==> flow/design.v <==
module data_source (
    input wire clk,
    input wire rst_n,
    output reg fifo_write_valid,
    output reg [8:0] fifo_write_data,
    input wire fifo_write_ready,
    output reg lcd_resetn
);
localparam MAX_CMDS = 69;
reg [8:0] init_cmd[MAX_CMDS:0];
localparam INIT_RESET   = 4'd0;
localparam INIT_PREPARE = 4'd1;
localparam INIT_WAKEUP  = 4'd2;
localparam INIT_SNOOZE  = 4'd3;
localparam INIT_WORKING = 4'd4;
localparam SEND_PIXEL_H = 4'd5;
localparam SEND_PIXEL_L = 4'd6;
localparam FRAME_DONE   = 4'd7;
localparam CNT_100MS = 32'd2700000;
localparam CNT_120MS = 32'd3240000;
localparam CNT_200MS = 32'd5400000;
reg [3:0] init_state;
reg [6:0] cmd_index;
reg [31:0] delay_cnt;
reg [15:0] pixel_cnt;
reg [15:0] pixel_data;
reg [3:0] frame_cmd_index;
localparam LCD_WIDTH = 240;
localparam LCD_HEIGHT = 135;
localparam PIXEL_COUNT = LCD_WIDTH * LCD_HEIGHT;
localparam COLOR_BLUE  = 16'h001F;
localparam COLOR_GREEN = 16'h07E0;
localparam COLOR_RED   = 16'hF800;
localparam CMD_CASET = 9'h02A;
localparam CMD_RASET = 9'h02B;
localparam CMD_RAMWR = 9'h02C;
initial begin
    init_cmd[0] = 9'h036;
    init_cmd[1] = 9'h170;
    init_cmd[2] = 9'h03A;
    init_cmd[3] = 9'h105;
    init_cmd[4] = 9'h0B2;
    init_cmd[5] = 9'h10C;
    init_cmd[6] = 9'h10C;
    init_cmd[7] = 9'h100;
    init_cmd[8] = 9'h133;
    init_cmd[9] = 9'h133;
    init_cmd[10] = 9'h0B7;
    init_cmd[11] = 9'h135;
    init_cmd[12] = 9'h0BB;
    init_cmd[13] = 9'h119;
    init_cmd[14] = 9'h0C0;
    init_cmd[15] = 9'h12C;
    init_cmd[16] = 9'h0C2;
    init_cmd[17] = 9'h101;
    init_cmd[18] = 9'h0C3;
    init_cmd[19] = 9'h112;
    init_cmd[20] = 9'h0C4;
    init_cmd[21] = 9'h120;
    init_cmd[22] = 9'h0C6;
    init_cmd[23] = 9'h10F;
    init_cmd[24] = 9'h0D0;
    init_cmd[25] = 9'h1A4;
    init_cmd[26] = 9'h1A1;
    init_cmd[27] = 9'h0E0;
    init_cmd[28] = 9'h1D0;
    init_cmd[29] = 9'h104;
    init_cmd[30] = 9'h10D;
    init_cmd[31] = 9'h111;
    init_cmd[32] = 9'h113;
    init_cmd[33] = 9'h12B;
    init_cmd[34] = 9'h13F;
    init_cmd[35] = 9'h154;
    init_cmd[36] = 9'h14C;
    init_cmd[37] = 9'h118;
    init_cmd[38] = 9'h10D;
    init_cmd[39] = 9'h10B;
    init_cmd[40] = 9'h11F;
    init_cmd[41] = 9'h123;
    init_cmd[42] = 9'h0E1;
    init_cmd[43] = 9'h1D0;
    init_cmd[44] = 9'h104;
    init_cmd[45] = 9'h10C;
    init_cmd[46] = 9'h111;
    init_cmd[47] = 9'h113;
    init_cmd[48] = 9'h12C;
    init_cmd[49] = 9'h13F;
    init_cmd[50] = 9'h144;
    init_cmd[51] = 9'h151;
    init_cmd[52] = 9'h12F;
    init_cmd[53] = 9'h11F;
    init_cmd[54] = 9'h11F;
    init_cmd[55] = 9'h120;
    init_cmd[56] = 9'h123;
    init_cmd[57] = 9'h021;
    init_cmd[58] = 9'h029;
    init_cmd[59] = 9'h02A;
    init_cmd[60] = 9'h100;
    init_cmd[61] = 9'h128;
    init_cmd[62] = 9'h101;
    init_cmd[63] = 9'h117;
    init_cmd[64] = 9'h02B;
    init_cmd[65] = 9'h100;
    init_cmd[66] = 9'h135;
    init_cmd[67] = 9'h100;
    init_cmd[68] = 9'h1BB;
    init_cmd[69] = 9'h02C;
end
always @(posedge clk or negedge rst_n) begin
    if (!rst_n) begin
        init_state <= INIT_RESET;
        cmd_index <= 0;
        delay_cnt <= 0;
        pixel_cnt <= 0;
        pixel_data <= 0;
        frame_cmd_index <= 0;
        lcd_resetn <= 0;
        fifo_write_valid <= 0;
        fifo_write_data <= 0;
    end else begin
        fifo_write_valid <= 0;
        case (init_state)
            INIT_RESET: begin
                lcd_resetn <= 0;
                if (delay_cnt == CNT_100MS) begin
                    delay_cnt <= 0;
                    init_state <= INIT_PREPARE;
                    lcd_resetn <= 1;
                end else begin
                    delay_cnt <= delay_cnt + 1;
                end
            end
            INIT_PREPARE: begin
                if (delay_cnt == CNT_200MS) begin
                    delay_cnt <= 0;
                    init_state <= INIT_WAKEUP;
                end else begin
                    delay_cnt <= delay_cnt + 1;
                end
            end
            INIT_WAKEUP: begin
                if (fifo_write_ready && !fifo_write_valid) begin
                    fifo_write_valid <= 1;
                    fifo_write_data <= 9'h011;
                    init_state <= INIT_SNOOZE;
                end
            end
            INIT_SNOOZE: begin
                if (delay_cnt == CNT_120MS) begin
                    delay_cnt <= 0;
                    cmd_index <= 0;
                    init_state <= INIT_WORKING;
                end else begin
                    delay_cnt <= delay_cnt + 1;
                end
            end
            INIT_WORKING: begin
                if (cmd_index <= MAX_CMDS) begin
                    if (fifo_write_ready && !fifo_write_valid) begin
                        fifo_write_valid <= 1;
                        fifo_write_data <= init_cmd[cmd_index];
                        cmd_index <= cmd_index + 1;
                    end
                end else begin
                    init_state <= SEND_PIXEL_H;
                    pixel_cnt <= 0;
                end
            end
            SEND_PIXEL_H: begin
                if (pixel_cnt < PIXEL_COUNT) begin
                    if (pixel_cnt < (PIXEL_COUNT / 3))
                        pixel_data <= COLOR_BLUE;
                    else if (pixel_cnt < (PIXEL_COUNT * 2 / 3))
                        pixel_data <= COLOR_GREEN;
                    else
                        pixel_data <= COLOR_RED;
                    if (fifo_write_ready && !fifo_write_valid) begin
                        fifo_write_valid <= 1;
                        fifo_write_data <= {1'b1, pixel_data[15:8]};
                        init_state <= SEND_PIXEL_L;
                    end
                end else begin
                    init_state <= FRAME_DONE;
                    frame_cmd_index <= 0;
                end
            end
            SEND_PIXEL_L: begin
                if (fifo_write_ready && !fifo_write_valid) begin
                    fifo_write_valid <= 1;
                    fifo_write_data <= {1'b1, pixel_data[7:0]};
                    pixel_cnt <= pixel_cnt + 1;
                    init_state <= SEND_PIXEL_H;
                end
            end
            FRAME_DONE: begin
                if (fifo_write_ready && !fifo_write_valid) begin
                    fifo_write_valid <= 1;
                    case (frame_cmd_index)
                        4'd0: fifo_write_data <= CMD_CASET;
                        4'd1: fifo_write_data <= 9'h100;
                        4'd2: fifo_write_data <= 9'h128;
                        4'd3: fifo_write_data <= 9'h101;
                        4'd4: fifo_write_data <= 9'h117;
                        4'd5: fifo_write_data <= CMD_RASET;
                        4'd6: fifo_write_data <= 9'h100;
                        4'd7: fifo_write_data <= 9'h135;
                        4'd8: fifo_write_data <= 9'h100;
                        4'd9: fifo_write_data <= 9'h1BB;
                        4'd10: fifo_write_data <= CMD_RAMWR;
                    endcase
                    if (frame_cmd_index == 4'd10) begin
                        frame_cmd_index <= 0;
                        pixel_cnt <= 0;
                        init_state <= SEND_PIXEL_H;
                    end else begin
                        frame_cmd_index <= frame_cmd_index + 1;
                    end
                end
            end
            default: init_state <= INIT_RESET;
        endcase
    end
end
endmodule
module fifo #(
    parameter DEPTH = 16,
    parameter WIDTH = 9
) (
    input wire clk,
    input wire rst_n,
    input wire read_ready,
    output wire read_valid,
    output reg [WIDTH-1:0] read_data,
    output wire write_ready,
    input wire write_valid,
    input wire [WIDTH-1:0] write_data
);
localparam PTR_BITS = $clog2(DEPTH);
reg [WIDTH-1:0] data [DEPTH-1:0];
reg [PTR_BITS:0] wr_ptr, rd_ptr;
wire [PTR_BITS:0] n = wr_ptr - rd_ptr;
integer i;
always @(posedge clk or negedge rst_n) begin
    if (!rst_n) begin
        for (i = 0; i < DEPTH; i = i + 1) begin
            data[i] <= 0;
        end
        wr_ptr <= 0;
        rd_ptr <= 0;
        read_data <= 0;
    end else begin
        if (write_valid && write_ready) begin
            data[wr_ptr[PTR_BITS-1:0]] <= write_data;
            wr_ptr <= wr_ptr + 1;
        end
        if (read_valid && read_ready) begin
            read_data <= data[rd_ptr[PTR_BITS-1:0]];
            rd_ptr <= rd_ptr + 1;
        end
    end
end
assign read_valid = (n != 0);
assign write_ready = (n != DEPTH);
endmodule
module serializer(
    input clk,
    input rst_n,
    input fifo_valid,         
    input [8:0] fifo_data,   
    output fifo_read_ready,   
    output reg CS,          
    output reg SCLK,       
    output reg D_C,          
    output reg SDA          
);
    localparam IDLE  = 2'd0;
    localparam LOAD  = 2'd1;
    localparam SHIFT = 2'd2;
    localparam DONE  = 2'd3;
    reg [1:0] state;
    reg [7:0] shift_reg;  
    reg [2:0] crt;   
    assign fifo_read_ready = (state == IDLE);
    always @(posedge clk or negedge rst_n) begin
        if (!rst_n) begin
            state     <= IDLE;
            shift_reg <= 8'd0;
            crt   <= 0;
            CS        <= 1;  
            SCLK      <= 0;
            D_C       <= 0;
            SDA       <= 0;
        end else begin
            case (state)
                IDLE: begin
                    CS   <= 1;
                    SCLK <= 0;
                    if (fifo_valid) begin
                        state <= LOAD;
                    end
                end
                LOAD: begin
                    D_C       <= fifo_data[8];  
                    shift_reg <= fifo_data[7:0];
                    crt <= 3'd7;  
                    CS        <= 0;  
                    state     <= SHIFT;
                end
                SHIFT: begin                 
                    if (SCLK == 0) begin
                        SCLK <= 1;
                        SDA  <= shift_reg[crt];
                    end else begin
                        SCLK <= 0;
                        if (crt == 0)
                            state <= DONE;
                        else
                            crt <= crt - 1;
                    end
                end
                DONE: begin
                    CS    <= 1; 
                    state <= IDLE;
                end
                default: state <= IDLE;
            endcase
        end
    end
endmodule
module lcd_driver_top (
    input  wire clk,
    input  wire rst_n,
    output wire lcd_resetn,
    output wire lcd_cs,
    output wire lcd_dc,
    output wire lcd_sclk,
    output wire lcd_sda
);
wire ds_fifo_write_valid;
wire [8:0] ds_fifo_write_data;
wire ds_fifo_write_ready;
wire fifo_serial_read_valid;
wire [8:0] fifo_serial_read_data;
wire fifo_serial_read_ready;
data_source data_source_inst (
    .clk(clk),
    .rst_n(rst_n),
    .fifo_write_valid(ds_fifo_write_valid),
    .fifo_write_data(ds_fifo_write_data),
    .fifo_write_ready(ds_fifo_write_ready),
    .lcd_resetn(lcd_resetn)
);
fifo #(
    .DEPTH(16),
    .WIDTH(9)
) fifo_inst (
    .clk(clk),
    .rst_n(rst_n),
    .read_ready(fifo_serial_read_ready),
    .read_valid(fifo_serial_read_valid),
    .read_data(fifo_serial_read_data),
    .write_ready(ds_fifo_write_ready),
    .write_valid(ds_fifo_write_valid),
    .write_data(ds_fifo_write_data)
);
serializer serializer_inst (
    .clk(clk),
    .rst_n(rst_n),
    .fifo_valid(fifo_serial_read_valid),
    .fifo_data(fifo_serial_read_data),
    .fifo_read_ready(fifo_serial_read_ready),
    .CS(lcd_cs),
    .SCLK(lcd_sclk),
    .D_C(lcd_dc),
    .SDA(lcd_sda)
);
endmodule
Step by step through the tools: lcd_driver_top
The steps from the RTL of lcd_driver_top to its reports follow in flow order.
Line numbers count from 1 in the design file above.
Library cell names are shortened.
The mark n/a stands for no value.

inputs
  top module = lcd_driver_top
  clock port = clk
  library = sky130hd
  library corner = tt_025C_1v80

Elaborated design
Counts by Yosys on the flattened word-level netlist (proc, flatten, opt, wreduce). Print and check cells are left out. Cells with the same type and inputs are merged into one.
Yosys's memory passes give these memory sizes; they may raise the number of words (mostly to a power of two), join words into wider ones and drop unused or constant bits.

word-level totals
  bits in registers = 270
  memory bits (read-only) = 630
  memory cells = 1
  input bits = 2
  elaborated cells = 226

memories
  memory                     words  bits a word  read ports  write ports  RTL line  source
  data_source_inst.init_cmd  70     9            1           0            10        reg [8:0] init_cmd[MAX_CMDS:0];

cells by class
  add/subtract/negate cells = 8
  order comparisons = 4
  equal/unequal tests = 73
  shifts and indexed selects = 1
  muxes and demuxes = 55
  bitwise operators = 1
  reductions and logical operators = 48

operator list
  kind                                                               number
  9-bit parallel mux with 16-bit select                              1
  32-bit parallel mux with 3-bit select                              1
  32-bit two-way mux                                                 3
  16-bit two-way mux                                                 6
  9-bit parallel mux with 9-bit select                               1
  4-bit == test with constant B                                      19
  32-bit by 22-bit == test with 1-bit output with constant B         2
  4-bit by 3-bit == test with 1-bit output with constant B           16
  9-bit two-way mux                                                  7
  4-bit two-way mux                                                  13
  16-bit parallel mux with 3-bit select                              1
  9-bit parallel mux with 5-bit select                               1
  2-bit AND reduction                                                18
  16-bit by 15-bit < comparator with 1-bit output with constant B    2
  32-bit by 1-bit adder with 32-bit output with constant B           1
  32-bit by 23-bit == test with 1-bit output with constant B         1
  4-bit by 2-bit == test with 1-bit output with constant B           8
  4-bit parallel mux with 8-bit select                               1
  2-bit by 1-bit inequality test with 1-bit output with constant B   13
  7-bit two-way mux                                                  3
  9-bit AND reduction                                                2
  16-bit by 1-bit adder with 16-bit output with constant B           1
  16-bit by 14-bit < comparator with 1-bit output with constant B    1
  4-bit by 1-bit == test with 1-bit output with constant B           4
  4-bit logical NOT                                                  4
  7-bit parallel mux with 2-bit select                               1
  10-bit by 9-bit inequality test with 1-bit output with constant B  1
  2-bit nonzero test                                                 5

Not listed: further kinds 33, cells in them 53.

Longest topological paths
Longest topological path by Yosys (ltp), each cell counted once; first at word level (registers and memories cut), then after technology mapping (sequential cells cut; the memories' decode and read muxes count).

depth
  depth in word-level cells = 6
  ABC_AREA = 0
  depth in mapped cells = 11
  gate-level depth less buffers = 8

Netlist
Yosys stat after the flow's synthesis: flattened, memories mapped to cells. It holds for the ABC_AREA given above (unset counts as 0); a run with the other value may have another netlist.
The area totals of this step are shown rounded.

mapped netlist
  cells in the netlist = 1301
  synthesis area = 14000 um2
  mapped flip-flops = 263
  buffer cells = 88

cells by type
  cell      number
  dfrtp_1   260
  mux2_2    155
  nand2_1   91
  o21ai_0   68
  ha_1      27
  a21oi_1   60
  clkbuf_1  69
  nor2_1    67
  nand3_1   45
  xnor2_1   23
  a221oi_1  20
  a222oi_1  15
  a22oi_1   18
  xor2_1    15
  a22o_1    14
  inv_1     30
  nor2b_1   18
  nand2b_1  17

Other cell types: 68; their cells: 289.
By module: a second synthesis without flattening, with its own total; a netlist apart from the flattened one above.

unflattened totals
  cell total of the unflattened synthesis = 1338
  area (unflattened synthesis) = 14200 um2

Each row is one instance without its submodules.

modules
  module          instances  cells  area (um2)  sequential area (um2)
  fifo            1          606    7770        4080
  data_source     1          668    5620        2030
  serializer      1          64     833         478
  lcd_driver_top  1          0      0.0         0.0

Timing after synthesis
Source: OpenSTA report_checks on the synthesized netlist (no wires, ideal clock, input and output delay 20% of the period each), path of least setup slack; recovery checks are left aside. Register names are those of the netlist, which keeps one name where synthesis merged equal registers.

path post-synthesis
  path kind = register -> register
  from = register fifo_inst.rd_ptr[2]
  to = register fifo_inst.data[15][0]
  period = 10.0 ns
  arrival time = 3.151 ns
  slack = 6.725 ns
  delay of the path = 3.276 ns
  stages = 12
  buffers on the path = 3
  synthesis period reached = 3.275 ns

"delay of the path" = arrival - input delay + setup time.
"stages" counts driving pins, that of a launching flip-flop among them; a cell with two outputs on the path counts twice.
"synthesis period reached" is the clock period less the worst setup slack; recovery checks do not enter. This is arithmetic on one report: input and output delays are still those of the set period (20% each).
Between the ends stands the longest chain of elaborated cells between them, by number of cells; it is not shown to be the way that was timed. Of several equally long chains one is given.
A line is the first line of the expression or statement that the cell stems from. Yosys adds cells for indexed reads and writes and turns some case tables into memories.
Where a signal picks the word or bit written, the line may be left out of the assigning lines.

on the way, post-synthesis
  cells stage by stage = dfrtp_1 clkbuf_1 inv_1 clkbuf_1 ha_1 and3b_1 or4_4 a211o_2 and3_4 buf_6 nand3_4 mux2_2
  cells in the longest elaborated chain = 4

RTL lines, path post-synthesis
  item                   RTL line  source
  start: declaration     240       reg [PTR_BITS:0] wr_ptr, rd_ptr;
  start: assignment      249       rd_ptr <= 0;
  start: assignment      258       rd_ptr <= rd_ptr + 1;
  5-bit subtractor       241       wire [PTR_BITS:0] n = wr_ptr - rd_ptr;
  5-bit inequality test  263       assign write_ready = (n != DEPTH);
  1-bit logical AND      252       if (write_valid && write_ready) begin
  2-bit AND reduction    n/a
  end: assignment        246       data[i] <= 0;
  end: declaration       239       reg [WIDTH-1:0] data [DEPTH-1:0];

Worst path after layout
Path of least setup slack in the final report of run 1 (OpenROAD, finished layout, wires in). Where an end is a register, its clock arrival counts in the times.

path post-layout
  path kind = register -> register
  from = register fifo_inst.rd_ptr[1]
  to = register data_source_inst.pixel_cnt[6]
  period = 3.45 ns
  arrival time = 3.55 ns
  slack = 0.29 ns
  stages = 9
  buffers on the path = 0

Between the ends stands the longest chain of elaborated cells between them, by number of cells; it is not shown to be the way that was timed. Of several equally long chains one is given.
At most two assigning lines are given for a register; there are more.

on the way, post-layout
  cells stage by stage = dfrtp_1 inv_1 ha_1 and3b_1 or4_4 a211o_2 a21oi_4 or2_2 o311ai_0
  cells in the longest elaborated chain = 5

RTL lines, path post-layout
  item                                   RTL line  source
  start: declaration                     240       reg [PTR_BITS:0] wr_ptr, rd_ptr;
  start: assignment                      249       rd_ptr <= 0;
  start: assignment                      258       rd_ptr <= rd_ptr + 1;
  5-bit subtractor                       241       wire [PTR_BITS:0] n = wr_ptr - rd_ptr;
  5-bit inequality test                  263       assign write_ready = (n != DEPTH);
  1-bit logical AND                      196       if (fifo_write_ready && !fifo_write_valid) begin
  16-bit two-way mux                     196
  16-bit parallel mux with 3-bit select  122       case (init_state)
  end: assignment                        114       pixel_cnt <= 0;
  end: assignment                        191       pixel_cnt <= pixel_cnt + 1;
  end: declaration                       25        reg [15:0] pixel_cnt;

Subject: lcd_driver_top on sky130hd, stored results

Hello all,

Stored flow runs of lcd_driver_top (5 of them; Yosys, OpenROAD, sky130hd). They differ in their settings and are not a sequence. Constraints: input delay and output delay 20% of the set period each, output load 0.01 pF.
"achieved period" is the run's clock period less its worst setup slack. It is reckoned from that one timing run; input and output delays stay at 20% of the period that was set.
By "time on the worst setup path" is meant the share of the clock period that the worst setup path is allowed (20% is reserved at inputs, 20% at outputs), minus its slack. Clock arrival times at its registers enter into it.
"total power after layout" is the tool's figure for a default switching activity; nothing was simulated.
Measured values are rounded.
A setting shown as - is not set for that run.
Among the results, - means that no value is shown for the run.

item                                          run 1                 run 2  run 3                 run 4                 run 5
CELL_PAD_IN_SITES_DETAIL_PLACEMENT            2                     2      2                     -                     -
CELL_PAD_IN_SITES_GLOBAL_PLACEMENT            2                     2      2                     -                     -
CORE_MARGIN                                   7                     10     5                     2                     2
CORE_UTILIZATION                              40                    57     35                    40                    40
CTS_CLUSTER_SIZE                              41                    26     26                    -                     -
GPL_ROUTABILITY_DRIVEN                        0                     1      0                     -                     -
MIN_ROUTING_LAYER                             met2                  met1   met1                  met2                  -
SETUP_SLACK_MARGIN                            -0.34                 -0.34  -0.34                 -                     -
SLEW_MARGIN                                   35                    10     10                    20                    20
period_ns                                     3.45                  5.53   3.31                  10.0                  3.77
CAP_MARGIN                                    20                    15     25                    20                    20
CORE_ASPECT_RATIO                             -                     0.81   0.81                  -                     -
CTS_CLUSTER_DIAMETER                          -                     188    333                   -                     -
GPL_TIMING_DRIVEN                             -                     0      0                     -                     -
HOLD_SLACK_MARGIN                             -                     0.07   0.07                  -                     -
MAX_ROUTING_LAYER                             -                     met4   met4                  met4                  -
TNS_END_PERCENT                               -                     75     75                    -                     -
PLACE_DENSITY_LB_ADDON                        -                     -      -                     0.08                  -
die outline area (um2)                        40300                 -      44000                 36400                 36400
utilization (%)                               46.0                  -      39.3                  44.9                  45.3
setup TNS (ns)                                0.000                 -      -16.4                 0.000                 0.000
standard-cell area of the final layout (um2)  15800                 -      15400                 15500                 15600
total power after layout (W)                  0.00683               -      0.00529               0.00233               0.00604
synthesized cell area (um2)                   14000                 -      14000                 14000                 14000
achieved period (ns)                          3.163                 -      3.543                 4.040                 3.123
setup slack of the critical path (ns)         0.287                 -      -0.233                5.96                  0.647
time on the worst setup path (ns)             3.16                  -      3.54                  4.04                  3.12
critical path kind                            register -> register  -      register -> register  register -> register  register -> register

Run 2: did not finish, placement stopped with DPL-0033

Thanks
